==> flow/design.v <==
module SizedFIFO(CLK, RST_N, D_IN, ENQ, FULL_N, D_OUT, DEQ, EMPTY_N, CLR);
   parameter               p1width = 1;  
   parameter               p2depth = 3;
   parameter               p3cntr_width = 1;  
   parameter               guarded = 1;
   localparam              p2depth2 = p2depth -2 ;
   input                   CLK;
   input                   RST_N;
   input                   CLR;
   input [p1width - 1 : 0] D_IN;
   input                   ENQ;
   input                   DEQ;
   output                  FULL_N;
   output                  EMPTY_N;
   output [p1width - 1 : 0] D_OUT;
   reg                      not_ring_full;
   reg                      ring_empty;
   reg [p3cntr_width-1 : 0] head;
   wire [p3cntr_width-1 : 0] next_head;
   reg [p3cntr_width-1 : 0]  tail;
   wire [p3cntr_width-1 : 0] next_tail;
   reg [p1width - 1 : 0]     arr[0: ((p2depth >= 2) ? (p2depth2) : 0)];
   reg [p1width - 1 : 0]     D_OUT;
   reg                       hasodata;
   wire [p3cntr_width-1:0]   depthLess2 = p2depth2[p3cntr_width-1:0] ;
   wire [p3cntr_width-1 : 0] incr_tail;
   wire [p3cntr_width-1 : 0] incr_head;
   assign                    incr_tail = tail + 1'b1 ;
   assign                    incr_head = head + 1'b1 ;
   assign    next_head = (head == depthLess2 ) ? {p3cntr_width{1'b0}} : incr_head ;
   assign    next_tail = (tail == depthLess2 ) ? {p3cntr_width{1'b0}} : incr_tail ;
   assign    EMPTY_N = hasodata;
   assign    FULL_N  = not_ring_full;
   always @(posedge CLK   )
     begin
        if (!RST_N)
          begin
             head <=  {p3cntr_width {1'b0}} ;
             tail <=  {p3cntr_width {1'b0}} ;
             ring_empty <=  1'b1;
             not_ring_full <=  1'b1;
             hasodata <=  1'b0;
          end  
        else
         begin
            if (!CLR && ENQ && ((DEQ && !ring_empty) || (!DEQ && hasodata && not_ring_full)))
              begin
                 arr[tail] <=  D_IN;
              end
            if (CLR)
              begin
                 head <=  {p3cntr_width {1'b0}} ;
                 tail <=  {p3cntr_width {1'b0}} ;
                 ring_empty <=  1'b1;
                 not_ring_full <=  1'b1;
                 hasodata <=  1'b0;
              end  
            else if (DEQ && ENQ )
              begin
                 if (ring_empty)
                   begin
                      D_OUT <=  D_IN;
                   end
                 else
                   begin
                      tail <=  next_tail;
                      D_OUT <=  arr[head];
                      head <=  next_head;
                   end
              end  
            else if ( DEQ )
              begin
                 if (ring_empty)
                   begin
                      hasodata <=  1'b0;
                   end
                 else
                   begin
                      D_OUT <=  arr[head];
                      head <=  next_head;
                      not_ring_full <=  1'b1;
                      ring_empty <=  next_head == tail ;
                   end
              end  
            else if (ENQ)
              begin
                 if (! hasodata)
                   begin
                      D_OUT <=  D_IN;
                      hasodata <=  1'b1;
                   end
                 else if ( not_ring_full )  
                   begin
                      tail <=  next_tail;
                      ring_empty <=  1'b0;
                      not_ring_full <=  ! (next_tail == head) ;
                   end
              end  
         end  
     end  
endmodule
module XbarArbiter(CLK, RST_N, raises, grant, valid);
    parameter N=4;
    input CLK;
    input RST_N;
    input [N-1:0] raises;
    output reg [N-1:0] grant;
    output reg valid;
    function [1:0] gen_grant_carry;
	input c, r, p;
	begin
	    gen_grant_carry[1] = ~r & (c | p);
	    gen_grant_carry[0] = r & (c | p);
	end
    endfunction
    reg [N-1:0] token;
    reg [N-1:0] granted_A;
    reg [N-1:0] granted_B;
    reg carry;
    reg [1:0] gc;
    integer i;
    always@(*) begin
	valid = 1'b0;
	grant = 0;
	carry = 0;
	granted_A = 0;
	granted_B = 0;
	for(i=0; i < N; i=i+1) begin
	    gc = gen_grant_carry(carry, raises[i], token[i]);
	    granted_A[i] = gc[0];
	    carry = gc[1];
	end
	for(i=0; i < N; i=i+1) begin
	    gc = gen_grant_carry(carry, raises[i], token[i]);
	    granted_B[i] = gc[0];
	    carry = gc[1];
	end
	for(i=0; i < N; i=i+1) begin
	    if(granted_A[i] | granted_B[i]) begin
		grant = 0;
		grant[i] = 1'b1;
		valid = 1'b1;
	    end
	end
    end
    always@(posedge CLK) begin
	if(RST_N) token <= {token[N-2:0], token[N-1]};
	else token <= 1;
    end
endmodule
module Xbar(CLK, RST_N,
	    i_valid,
	    i_prio,
	    i_tail,
	    i_dst,
	    i_vc,
	    i_data, 
	    o_valid,
	    o_prio,
	    o_tail,
	    o_dst,
	    o_vc,
	    o_data, 
 	    i_cred,
	    i_cred_valid,
	    o_cred_en
	    );
    parameter N		    = 8;
    parameter NUM_VCS	    = 2;
    parameter CUT	    = 2;
    parameter DATA	    = 32;
    parameter BUFFER_DEPTH  = 8;
    parameter LOG_N	    = (
	N <= 1 ? 0: 
	N <= 2 ? 1: 
	N <= 4 ? 2: 
	N <= 8 ? 3: 
	N <= 16 ? 4: 
	N <= 32 ? 5: 
	N <= 64 ? 6: 
	N <= 128 ? 7: 
	N <= 256 ? 8 : 
	N <= 512 ? 9 : 
	N <= 1024 ? 10 : 
	N <= 2048 ? 11 : 
	N <= 4096 ? 12 : 
	N <= 8192 ? 13 : 
	N <= 16384 ? 14 : -1);
    parameter VC	    = (
	NUM_VCS <= 1 ? 0: 
	NUM_VCS <= 2 ? 1: 
	NUM_VCS <= 4 ? 2: 
	NUM_VCS <= 8 ? 3: 
	NUM_VCS <= 16 ? 4: 
	NUM_VCS <= 32 ? 5: 
	NUM_VCS <= 64 ? 6: 
	NUM_VCS <= 128 ? 7: 
	NUM_VCS <= 256 ? 8 : 
	NUM_VCS <= 512 ? 9 : 
	NUM_VCS <= 1024 ? 10 : 
	NUM_VCS <= 2048 ? 11 : 
	NUM_VCS <= 4096 ? 12 : 
	NUM_VCS <= 8192 ? 13 : 
	NUM_VCS <= 16384 ? 14 : -1); 
    parameter DST	    = (
	N <= 1 ? 0: 
	N <= 2 ? 1: 
	N <= 4 ? 2: 
	N <= 8 ? 3: 
	N <= 16 ? 4: 
	N <= 32 ? 5: 
	N <= 64 ? 6: 
	N <= 128 ? 7: 
	N <= 256 ? 8 : 
	N <= 512 ? 9 : 
	N <= 1024 ? 10 : 
	N <= 2048 ? 11 : 
	N <= 4096 ? 12 : 
	N <= 8192 ? 13 : 
	N <= 16384 ? 14 : -1);
    parameter FLIT_WIDTH    = 1+1+DST+VC+DATA;
    parameter CRED_WIDTH    = (
	BUFFER_DEPTH <= 1 ? 0: 
	BUFFER_DEPTH <= 2 ? 1: 
	BUFFER_DEPTH <= 4 ? 2: 
	BUFFER_DEPTH <= 8 ? 3: 
	BUFFER_DEPTH <= 16 ? 4: 
	BUFFER_DEPTH <= 32 ? 5: 
	BUFFER_DEPTH <= 64 ? 6: 
	BUFFER_DEPTH <= 128 ? 7: 
	BUFFER_DEPTH <= 256 ? 8 : 
	BUFFER_DEPTH <= 512 ? 9 : 
	BUFFER_DEPTH <= 1024 ? 10 : 
	BUFFER_DEPTH <= 2048 ? 11 : 
	BUFFER_DEPTH <= 4096 ? 12 : 
	BUFFER_DEPTH <= 8192 ? 13 : 
	BUFFER_DEPTH <= 16384 ? 14 : -1) + 1;
    input CLK, RST_N;
    input [N-1:0]              i_valid;
    input [N-1:0]              i_prio; 
    input [N-1:0]              i_tail;
    input [N*DST-1:0]          i_dst; 
    input [N*VC-1:0]           i_vc;
    input [N*DATA-1:0]         i_data;
    wire [VC-1:0]              i_vc_arr [N-1:0];
    wire [N-1:0]               f_prio;
    wire [N-1:0]               f_tail;
    wire [DST-1:0]             f_dst [N-1:0];
    wire [VC-1:0]              f_vc [N-1:0];
    wire [DATA-1:0]            f_data [N-1:0];
    wire [N-1:0]               f_elig;
    wire [DST*N-1:0]	       f_dst_flat;
    wire [VC*N-1:0]            f_vc_flat;
    wire [DATA*N-1:0]          f_data_flat;
    output reg [N-1:0]         o_valid;
    output reg [N-1:0]         o_prio;
    output reg [N-1:0]         o_tail;
    output [N*DST-1:0]         o_dst;
    output [N*VC-1:0]          o_vc;
    output [N*DATA-1:0]        o_data;
    reg [DST-1:0]              o_dst_arr [N-1:0];
    reg [VC-1:0]               o_vc_arr [N-1:0];
    reg [DATA-1:0]             o_data_arr [N-1:0];
    output [N*VC-1:0]          i_cred;  
    output reg [N-1:0]         i_cred_valid;  
    reg [VC-1:0]               i_cred_arr [N-1:0];
    input [N-1:0]              o_cred_en;
    wire [N-1:0]               grants [N-1:0];
    wire [N-1:0]               grant_valids;
    reg [N-1:0]                deq_en;
    reg [CRED_WIDTH-1:0]       creds_left [N-1:0];
    genvar i, o, k;
    integer in,out;
    generate
	for(o=0; o < N; o=o+1) begin: arbiters
	    wire [N-1:0] raises;
	    for(k=0; k < N; k=k+1) begin: raisewires
		assign raises[k] = (f_dst[k] == o) && f_elig[k];
	    end
	    XbarArbiter#(.N(N)) arbiter(.CLK(CLK), 
					.RST_N(RST_N),
					.raises(raises),
					.valid(grant_valids[o]),
					.grant(grants[o]));  
	end
    endgenerate
    always@(posedge CLK) begin
	if(RST_N) begin
	    for(in=0; in < N; in=in+1) begin
		if(i_valid[in])
		    i_cred_arr[in] <= i_vc_arr[in];
	    end
	end
	else begin
	    for(in=0; in < N; in=in+1) begin
		i_cred_arr[in]<='hx;
	    end
	end
    end
    for(i=0; i < N; i=i+1) begin: assign_arr
	assign i_vc_arr[i] = i_vc[(i+1)*VC-1:i*VC];
        assign i_cred[(i+1)*VC-1:i*VC] = i_cred_arr[i];
        assign o_dst[(i+1)*DST-1:i*DST] = o_dst_arr[i];
	assign o_vc[(i+1)*VC-1:i*VC] = o_vc_arr[i];
	assign o_data[(i+1)*DATA-1:i*DATA] = o_data_arr[i]; 
    end
    always@(*) begin
	for(in=0; in < N; in=in+1) begin: deqwires
	    deq_en[in] = 1'b0;
	    i_cred_valid[in] = 1'b0;
	    for(out=0; out < N; out=out+1) begin: outer
		if(grant_valids[out] && (grants[out][in] == 1'b1) && (creds_left[out] != 0)) begin
		    deq_en[in] = 1'b1;
		    i_cred_valid[in] = 1'b1;
		end
	    end
	end
    end
    for(i=0; i < N; i=i+1) begin
	assign f_dst_flat[(i+1)*DST-1:i*DST] = f_dst[i];
	assign f_vc_flat[(i+1)*VC-1:i*VC] = f_vc[i];
	assign f_data_flat[(i+1)*DATA-1:i*DATA] = f_data[i];
    end
    for(i=0; i < N; i=i+1) begin: steerwires
	always@(grant_valids[i] or grants[i] or creds_left[i] or f_prio or f_tail or f_dst_flat or f_vc_flat or f_data_flat) begin
	    o_valid[i] = 1'b0;
	    o_prio[i] = 'hx;
	    o_tail[i] = 'hx;
	    o_dst_arr[i] = 'hx;
	    o_vc_arr[i] = 'hx;
	    o_data_arr[i] = 'hx;
	    for(in=0; in < N; in=in+1) begin: innersteer
		if(grant_valids[i] && (grants[i][in] == 1'b1) && (creds_left[i] != 0)) begin
		    o_valid[i] = 1'b1;
		    o_prio[i] = f_prio[in];
		    o_tail[i] = f_tail[in];
		    o_dst_arr[i]  = f_dst[in];
		    o_vc_arr[i]   = f_vc[in];
		    o_data_arr[i] = f_data[in];
		end
	    end
	end
    end
    for(o=0; o < N; o=o+1) begin: output_credits
	always@(posedge CLK) begin
	    if(RST_N) begin
		if((o_cred_en[o] == 1'b0) && (o_valid[o] == 1'b1))
		    creds_left[o] <= creds_left[o] - 1;
		else if((o_cred_en[o] == 1'b1) && (o_valid[o] == 1'b0))
		    creds_left[o] <= creds_left[o] + 1;
	    end
	    else begin
		creds_left[o] <= BUFFER_DEPTH;
	    end
	end
    end
    generate
	for(i=0; i < N; i=i+1) begin: ififos
	    SizedFIFO#(.p1width(FLIT_WIDTH), .p2depth(BUFFER_DEPTH), .p3cntr_width((
	BUFFER_DEPTH <= 1 ? 0: 
	BUFFER_DEPTH <= 2 ? 1: 
	BUFFER_DEPTH <= 4 ? 2: 
	BUFFER_DEPTH <= 8 ? 3: 
	BUFFER_DEPTH <= 16 ? 4: 
	BUFFER_DEPTH <= 32 ? 5: 
	BUFFER_DEPTH <= 64 ? 6: 
	BUFFER_DEPTH <= 128 ? 7: 
	BUFFER_DEPTH <= 256 ? 8 : 
	BUFFER_DEPTH <= 512 ? 9 : 
	BUFFER_DEPTH <= 1024 ? 10 : 
	BUFFER_DEPTH <= 2048 ? 11 : 
	BUFFER_DEPTH <= 4096 ? 12 : 
	BUFFER_DEPTH <= 8192 ? 13 : 
	BUFFER_DEPTH <= 16384 ? 14 : -1))) inQ
		       (.CLK(CLK), 
			.RST_N(RST_N), 
			.D_IN({i_prio[i], i_tail[i], i_dst[(i+1)*DST-1:i*DST], i_vc[(i+1)*VC-1:i*VC], i_data[(i+1)*DATA-1:i*DATA]}),
			.ENQ(i_valid[i]),
			.D_OUT({f_prio[i], f_tail[i], f_dst[i], f_vc[i], f_data[i]}),
			.DEQ(deq_en[i]),
			.EMPTY_N(f_elig[i]),
			.FULL_N(),  
			.CLR(1'b0)  
		      );
	end
    endgenerate
endmodule
Reports on Xbar. Each step is given for the RTL above and for the edited RTL. "unedited" refers to lines of the RTL above, "edited" to lines of the edited file. "difference": "edited" minus "unedited" as printed here. "relative change": 100 x difference / "unedited". Library cell names are shortened. A cell with - has no value.

Design top: Xbar. Clock: CLK. Cell library: sky130hd. Library corner: tt_025C_1v80.

The edit. The edit as a unified diff against the file above. A script made this edit. It changes what the design does and was not meant as an optimisation.

```diff
@@ -246,5 +246,5 @@
     wire [N-1:0]               f_prio;
     wire [N-1:0]               f_tail;
-    wire [DST-1:0]             f_dst [N-1:0];
+    wire [DST:0]             f_dst [N-1:0];
     wire [VC-1:0]              f_vc [N-1:0];
     wire [DATA-1:0]            f_data [N-1:0];
```

Word level. Source: Yosys, flattened and elaborated. Widths are those after wreduce. Print and check cells do not count. Equal cells are merged and count once. Yosys's memory passes give these memory sizes; they may raise the number of words (mostly to a power of two), join words into wider ones and drop unused or constant bits.

Word-level totals: register bits (unedited 480, edited 480, difference 0, relative change 0.00%); memory bits (writable) (unedited 2128, edited 2128, difference 0, relative change 0.00%); clocked read ports x word width (unedited 304, edited 304, difference 0, relative change 0.00%); memory cells (unedited 8, edited 8, difference 0, relative change 0.00%); output and inout bits (unedited 328, edited 328, difference 0, relative change 0.00%).

Memory list: words x width with read and write ports (unedited ififos[0].inQ.arr 7 x 38 bit 1R1W; ififos[1].inQ.arr 7 x 38 bit 1R1W; ififos[2].inQ.arr 7 x 38 bit 1R1W; ififos[3].inQ.arr 7 x 38 bit 1R1W; ififos[4].inQ.arr 7 x 38 bit 1R1W; ififos[5].inQ.arr 7 x 38 bit 1R1W; (+2), edited ififos[0].inQ.arr 7 x 38 bit 1R1W; ififos[1].inQ.arr 7 x 38 bit 1R1W; ififos[2].inQ.arr 7 x 38 bit 1R1W; ififos[3].inQ.arr 7 x 38 bit 1R1W; ififos[4].inQ.arr 7 x 38 bit 1R1W; ififos[5].inQ.arr 7 x 38 bit 1R1W; (+2)).

The mark (+n) counts cells that are not listed.

Cells by class: add/sub/neg operators (unedited 32, edited 32, difference 0, relative change 0.00%); eq/ne operators (unedited 144, edited 144, difference 0, relative change 0.00%); mux-type cells (unedited 959, edited 959, difference 0, relative change 0.00%); bitwise operators (unedited 520, edited 520, difference 0, relative change 0.00%); reductions and logical operators (unedited 408, edited 408, difference 0, relative change 0.00%).

Operators with widths: == test 3 bit with constant B (unedited 48, edited 16, difference -32, relative change -66.67%); == test 4 x 3 -> 1 bit with constant B (unedited 0, edited 32, difference +32); == test 3 x 2 -> 1 bit with constant B (unedited 16, edited 0, difference -16, relative change -100.00%); == test 4 x 2 -> 1 bit with constant B (unedited 0, edited 16, difference +16); == test 3 x 1 -> 1 bit with constant B (unedited 8, edited 0, difference -8, relative change -100.00%); zero test 3 bit (unedited 8, edited 0, difference -8, relative change -100.00%); == test 4 x 1 -> 1 bit with constant B (unedited 0, edited 8, difference +8); zero test 4 bit (unedited 0, edited 8, difference +8).

Operator kinds equal on both sides are left out: 29.

Logic depth. Yosys ltp: most cells in a row. Word level: on the elaborated netlist, between registers, memories and ports. Mapped: between sequential cells and ports; inverters and the memories' decode and read muxes count.

Depth: word-level depth (unedited 53, edited 53, difference 0, relative change 0.00%); ABC_AREA (unedited 0, edited 0); gate-level depth with buffers (unedited 20, edited 21, difference +1, relative change +5.00%).

Synthesis result. Source: synth_stat.txt of the flow (Yosys; design flattened, memories mapped). It holds for the ABC_AREA given above (unset counts as 0); a run with the other value may have another netlist.

Synthesis totals: cells in the netlist (unedited 9217, edited 9098, difference -119, relative change -1.29%); synthesis area (µm²) (unedited 123065.5, edited 122498.7, difference -566.8, relative change -0.46%); flip-flop cells (unedited 2632, edited 2632, difference 0, relative change 0.00%); buffers (unedited 961, edited 876, difference -85, relative change -8.84%).

Cells by type: a221oi_1 (unedited 3, edited 206, difference +203, relative change +6766.67%); mux2_2 (unedited 312, edited 152, difference -160, relative change -51.28%); a222oi_1 (unedited 194, edited 34, difference -160, relative change -82.47%); clkbuf_1 (unedited 761, edited 607, difference -154, relative change -20.24%); o22ai_1 (unedited 80, edited 221, difference +141, relative change +176.25%); nor2_1 (unedited 520, edited 437, difference -83, relative change -15.96%); a21oi_1 (unedited 391, edited 316, difference -75, relative change -19.18%); a22oi_1 (unedited 113, edited 41, difference -72, relative change -63.72%); inv_1 (unedited 132, edited 71, difference -61, relative change -46.21%); a211oi_1 (unedited 140, edited 81, difference -59, relative change -42.14%); nor3_1 (unedited 66, edited 116, difference +50, relative change +75.76%); a31oi_1 (unedited 85, edited 132, difference +47, relative change +55.29%); nor4_1 (unedited 21, edited 68, difference +47, relative change +223.81%); or3_1 (unedited 29, edited 72, difference +43, relative change +148.28%); nand2_1 (unedited 816, edited 774, difference -42, relative change -5.15%); buf_2 (unedited 30, edited 72, difference +42, relative change +140.00%); mux2_1 (unedited 0, edited 37, difference +37); nor4b_1 (unedited 13, edited 49, difference +36, relative change +276.92%).

Cell types equal on both sides are left out: 19. The list need not be complete. The figures by module come from a second, unflattened synthesis with its own total; it is not the netlist above.

Second synthesis, totals: cell total of the unflattened synthesis (unedited 11420, edited 11245, difference -175, relative change -1.53%); area total of the unflattened synthesis (µm²) (unedited 135477.4, edited 134132.4, difference -1345.0, relative change -0.99%).

Each row is one instance without its submodules.

Modules, unedited: SizedFIFO (instances 8, cells 716, area 12622.1 µm², seq. area 9369.0 µm²); Xbar (instances 1, cells 5044, area 29265.6 µm², seq. area 880.8 µm²); XbarArbiter #(N=8) (instances 8, cells 81, area 654.4 µm², seq. area 160.2 µm²).

Modules, edited: SizedFIFO (instances 8, cells 716, area 12622.1 µm², seq. area 9369.0 µm²); Xbar (instances 1, cells 4869, area 27920.5 µm², seq. area 880.8 µm²); XbarArbiter #(N=8) (instances 8, cells 81, area 654.4 µm², seq. area 160.2 µm²).

Timing after synthesis. OpenSTA on the mapped netlist: ideal clock, no wires. The path of least setup slack (recovery checks aside). Input and output delay are each 20% of the period. Register names are those of the netlist, which keeps one name where synthesis merged equal registers.

Timing path after synthesis: kind (unedited register to register, edited register to register); from (unedited register ififos[4].inQ.D_OUT[33], edited register ififos[1].inQ.D_OUT[34]); to (unedited memory ififos[3].inQ.arr[0][0], edited memory ififos[0].inQ.arr[1][0]); clock period (ps) (unedited 8000, edited 8000, difference 0, relative change 0.00%); setup time (ps) (unedited 542, edited 542, difference 0); launch time at the first pin (ps) (unedited 0, edited 0, difference 0); data arrival time (ps) (unedited 7707, edited 7090, difference -617, relative change -8.01%); required time (ps) (unedited 7458, edited 7458, difference 0, relative change 0.00%); path slack (ps) (unedited -248, edited 368, difference +616); path delay (ps) (unedited 8249, edited 7632, difference -617, relative change -7.48%); stages (unedited 16, edited 13, difference -3, relative change -18.75%); path buffers (unedited 3, edited 1, difference -2, relative change -66.67%); synthesis period reached (ps) (unedited 8248, edited 7632, difference -616, relative change -7.47%).

"path delay" is the arrival time less input delay plus setup time. "stages": output pins that drive a net of the path, with the launching flip-flop's if there is one; two outputs of one cell count as two. "synthesis period reached" = period - worst setup slack (recovery checks aside). The figure is calculated, with input and output delays left at 20% of the set period. The rows between start and end are the longest chain of elaborated cells between them; the timing report does not say that the signal goes this way. Where chains are equally long, one stands for them. A line is the first line of the expression or statement that the cell stems from. Yosys adds cells for indexed reads and writes and turns some case tables into memories. A register here has more assigning lines than the two given. unedited: Only ways into the end's enable, where the timed path ends, are counted here.

On the way, after synthesis, unedited:
Path through: edfxtp_1 > or4b_1 > buf_2 > a21o_1 > a2111o_1 > a311o_1 > o21ai_0 > nand3_1 > nor2b_1 > nor3b_1 > and4b_1 > buf_2 > inv_1 > buf_2 > mux2_2 > nor4b_1. For cells in the longest elaborated chain the number is 45. The entry for elaborated cells between the ends (all ways) reads 498. Classes of those cells: eq/ne: 7; mux: 116; logic: 344; reduce/logical: 31.

Ends and longest elaborated chain, after synthesis, unedited: start: declaration (RTL line 15) `output [p1width - 1 : 0] D_OUT;`; start: assignment (RTL line 67) `D_OUT <=  arr[head];`; start: assignment (RTL line 79) `D_OUT <=  arr[head];`; zero test 3 bit (RTL line 278) `assign raises[k] = (f_dst[k] == o) && f_elig[k];`; logical AND 1 bit (RTL line 278); NOT 1 bit (RTL line 112) `gen_grant_carry[1] = ~r & (c | p);`; AND 1 bit (RTL line 112); bitwise OR 1 bit (RTL line 112); AND 1 bit (RTL line 112); bitwise OR 1 bit (RTL line 112); [... 23 more ...]; 2-to-1 mux 1 bit (8 in a row) (RTL line 312) `if(grant_valids[out] && (grants[out][in] == 1'b1) && (creds_left[out] != 0)) begin`; zero test 1 bit (RTL line 46) `if (!CLR && ENQ && ((DEQ && !ring_empty) || (!DEQ && hasodata && not_ring_full)))`; logical AND 1 bit (2 in a row) (RTL line 46); logical OR 1 bit (RTL line 46); logical AND 1 bit (RTL line 46); 2-to-1 mux 3 bit (RTL line 46); 2-to-1 mux 3 bit (RTL line 36) `if (!RST_N)`; end: declaration (RTL line 22) `reg [p1width - 1 : 0]     arr[0: ((p2depth >= 2) ? (p2depth2) : 0)];`.

edited: Only ways into the end's enable, where the timed path ends, are counted here.

On the way, after synthesis, edited:
Path through: edfxtp_1 > buf_4 > or3_1 > or3_1 > a31oi_1 > inv_1 > a21oi_1 > nor2_1 > or4_1 > and2_4 > nand3_2 > mux2i_1 > nor4b_1. For cells in the longest elaborated chain the number is 51. The entry for elaborated cells between the ends (all ways) reads 586. Classes of those cells: eq/ne: 7; mux: 132; logic: 416; reduce/logical: 31.

Ends and longest elaborated chain, after synthesis, edited: start: declaration (RTL line 15) `output [p1width - 1 : 0] D_OUT;`; start: assignment (RTL line 67) `D_OUT <=  arr[head];`; start: assignment (RTL line 79) `D_OUT <=  arr[head];`; zero test 4 bit (RTL line 278) `assign raises[k] = (f_dst[k] == o) && f_elig[k];`; logical AND 1 bit (RTL line 278); NOT 1 bit (RTL line 112) `gen_grant_carry[1] = ~r & (c | p);`; AND 1 bit (RTL line 112); bitwise OR 1 bit (RTL line 112); AND 1 bit (RTL line 112); bitwise OR 1 bit (RTL line 112); [... 29 more ...]; 2-to-1 mux 1 bit (8 in a row) (RTL line 312) `if(grant_valids[out] && (grants[out][in] == 1'b1) && (creds_left[out] != 0)) begin`; zero test 1 bit (RTL line 46) `if (!CLR && ENQ && ((DEQ && !ring_empty) || (!DEQ && hasodata && not_ring_full)))`; logical AND 1 bit (2 in a row) (RTL line 46); logical OR 1 bit (RTL line 46); logical AND 1 bit (RTL line 46); 2-to-1 mux 3 bit (RTL line 46); 2-to-1 mux 3 bit (RTL line 36) `if (!RST_N)`; end: declaration (RTL line 22) `reg [p1width - 1 : 0]     arr[0: ((p2depth >= 2) ? (p2depth2) : 0)];`.

Timing after layout. From the final timing report of each run of pair A: the path of least setup slack in the routed layout; clock arrival at registers is part of the times. The path's times are printed in steps of 10 ps; the period is the one set.

Timing path post-layout: kind (unedited register to output, edited register to output); from (unedited register ififos[1].inQ.D_OUT[34], edited register ififos[0].inQ.D_OUT[35]); to (unedited output o_data[92], edited output o_dst[16]); clock period (ps) (unedited 8000, edited 8000, difference 0, relative change 0.00%); launch time at the first pin (ps) (unedited 940, edited 960, difference +20, relative change +2.13%); data arrival time (ps) (unedited 6280, edited 6580, difference +300, relative change +4.78%); required time (ps) (unedited 6400, edited 6400, difference 0, relative change 0.00%); path slack (ps) (unedited 120, edited -180, difference -300); stages (unedited 15, edited 13, difference -2, relative change -13.33%); path buffers (unedited 5, edited 3, difference -2, relative change -40.00%).

The rows between start and end are the longest chain of elaborated cells between them; the timing report does not say that the signal goes this way. Where chains are equally long, one stands for them. A register here has more assigning lines than the two given.

On the way, post-layout, unedited:
Path through: edfxtp_1 > nor4bb_2 > o21ai_0 > a221oi_2 > buf_4 > o21ai_0 > or3_2 > buf_4 > buf_4 > mux2i_1 > a21oi_1 > mux2i_1 > o221ai_1 > buf_4 > clkdlybuf4s50_1. For cells in the longest elaborated chain the number is 44. The entry for elaborated cells between the ends (all ways) reads 100. Classes of those cells: eq/ne: 1; mux: 30; logic: 52; reduce/logical: 17.

Ends and longest elaborated chain, post-layout, unedited: start: declaration (RTL line 15) `output [p1width - 1 : 0] D_OUT;`; start: assignment (RTL line 67) `D_OUT <=  arr[head];`; start: assignment (RTL line 79) `D_OUT <=  arr[head];`; == test 3 x 2 -> 1 bit (RTL line 278) `assign raises[k] = (f_dst[k] == o) && f_elig[k];`; logical AND 1 bit (RTL line 278); NOT 1 bit (RTL line 112) `gen_grant_carry[1] = ~r & (c | p);`; AND 1 bit (RTL line 112); bitwise OR 1 bit (RTL line 112); AND 1 bit (RTL line 112); bitwise OR 1 bit (RTL line 112); [... 22 more ...]; AND 1 bit (RTL line 112); bitwise OR 1 bit (RTL line 113) `gen_grant_carry[0] = r & (c | p);`; AND 1 bit (RTL line 113); bitwise OR 1 bit (RTL line 139) `if(granted_A[i] | granted_B[i]) begin`; 2-to-1 mux 1 bit (RTL line 139); logical AND 1 bit (2 in a row) (RTL line 333) `if(grant_valids[i] && (grants[i][in] == 1'b1) && (creds_left[i] != 0)) begin`; 2-to-1 mux 32 bit (8 in a row) (RTL line 333); end: declaration (RTL line 260) `output [N*DATA-1:0]        o_data;`.

On the way, post-layout, edited:
Path through: edfxtp_1 > and3b_1 > a31oi_1 > nand2_1 > o41ai_2 > a221oi_4 > nand4_1 > buf_12 > and2_2 > nand4_1 > nor4b_1 > buf_4 > clkdlybuf4s50_1. For cells in the longest elaborated chain the number is 46. The entry for elaborated cells between the ends (all ways) reads 103. Classes of those cells: eq/ne: 1; mux: 30; logic: 55; reduce/logical: 17.

Ends and longest elaborated chain, post-layout, edited: start: declaration (RTL line 15) `output [p1width - 1 : 0] D_OUT;`; start: assignment (RTL line 67) `D_OUT <=  arr[head];`; start: assignment (RTL line 79) `D_OUT <=  arr[head];`; == test 4 x 3 -> 1 bit (RTL line 278) `assign raises[k] = (f_dst[k] == o) && f_elig[k];`; logical AND 1 bit (RTL line 278); NOT 1 bit (RTL line 112) `gen_grant_carry[1] = ~r & (c | p);`; AND 1 bit (RTL line 112); bitwise OR 1 bit (RTL line 112); AND 1 bit (RTL line 112); bitwise OR 1 bit (RTL line 112); [... 24 more ...]; AND 1 bit (RTL line 112); bitwise OR 1 bit (RTL line 113) `gen_grant_carry[0] = r & (c | p);`; AND 1 bit (RTL line 113); bitwise OR 1 bit (RTL line 139) `if(granted_A[i] | granted_B[i]) begin`; 2-to-1 mux 1 bit (RTL line 139); logical AND 1 bit (2 in a row) (RTL line 333) `if(grant_valids[i] && (grants[i][in] == 1'b1) && (creds_left[i] != 0)) begin`; 2-to-1 mux 3 bit (8 in a row) (RTL line 333); end: declaration (RTL line 258) `output [N*DST-1:0]         o_dst;`.

Measured runs. Both versions went through the flow (Yosys, OpenROAD) with the same settings in each pair. Constraints: input delay and output delay 20% of the set period each, output load 0.01 pF.

Flow settings, pair A:
Under CELL_PAD_IN_SITES_DETAIL_PLACEMENT stands 1. For CELL_PAD_IN_SITES_GLOBAL_PLACEMENT the number is 2. Under CORE_UTILIZATION stands 30. Under PLACE_DENSITY stands 0.45. Under period_ns stands 8.0. The entry for CAP_MARGIN reads 20. CORE_MARGIN: 2. SLEW_MARGIN: 20.

Results, pair A: netlist area reported by Yosys (µm²) (unedited 123065.5, edited 122498.7, difference -566.8, relative change -0.46%); area inside the die boundary (µm²) (unedited 415354.0, edited 413455.0, difference -1899.0, relative change -0.46%); area of the standard cells in the finished layout (µm²) (unedited 148086.0, edited 147793.0, difference -293.0, relative change -0.20%); utilization (%) (unedited 36.2, edited 36.4, difference +0.2); setup slack of the critical path (ps) (unedited 123, edited -184, difference -307); total negative setup slack (ps) (unedited 0, edited -184, difference -184); worst hold slack in the final report (ps) (unedited 445, edited 501, difference +56); total power after layout (mW) (unedited 38.199, edited 34.342, difference -3.857, relative change -10.10%); period reached (ps) (unedited 7877, edited 8184, difference +307, relative change +3.90%).

Flow settings, pair B:
The figure for ABC_AREA is 0. Under CELL_PAD_IN_SITES_DETAIL_PLACEMENT stands 2. For CELL_PAD_IN_SITES_GLOBAL_PLACEMENT the number is 1. CORE_MARGIN: 9. Under CORE_UTILIZATION stands 21. The entry for CTS_CLUSTER_DIAMETER reads 338. For GPL_TIMING_DRIVEN the number is 0. PLACE_DENSITY_LB_ADDON: 0.12. The entry for SETUP_SLACK_MARGIN reads 0.93. Under period_ns stands 7.53. The entry for CAP_MARGIN reads 20. SLEW_MARGIN: 20.

Results, pair B: netlist area reported by Yosys (µm²) (unedited 123065.5, edited 122498.7, difference -566.8, relative change -0.46%); area inside the die boundary (µm²) (unedited 613911.0, edited 611149.0, difference -2762.0, relative change -0.45%); area of the standard cells in the finished layout (µm²) (unedited 161866.0, edited 161654.0, difference -212.0, relative change -0.13%); utilization (%) (unedited 27.8, edited 27.8, difference 0.0); setup slack of the critical path (ps) (unedited -32, edited 276, difference +308); total negative setup slack (ps) (unedited -32, edited 0, difference +32); worst hold slack in the final report (ps) (unedited 436, edited 483, difference +47); total power after layout (mW) (unedited 42.774, edited 37.476, difference -5.298, relative change -12.39%); period reached (ps) (unedited 7562, edited 7254, difference -308, relative change -4.07%).

"period reached" is the run's clock period less its worst setup slack. It is reckoned from that one timing run; input and output delays stay at 20% of the period that was set. "total power after layout" is the tool's figure for a default switching activity; nothing was simulated.
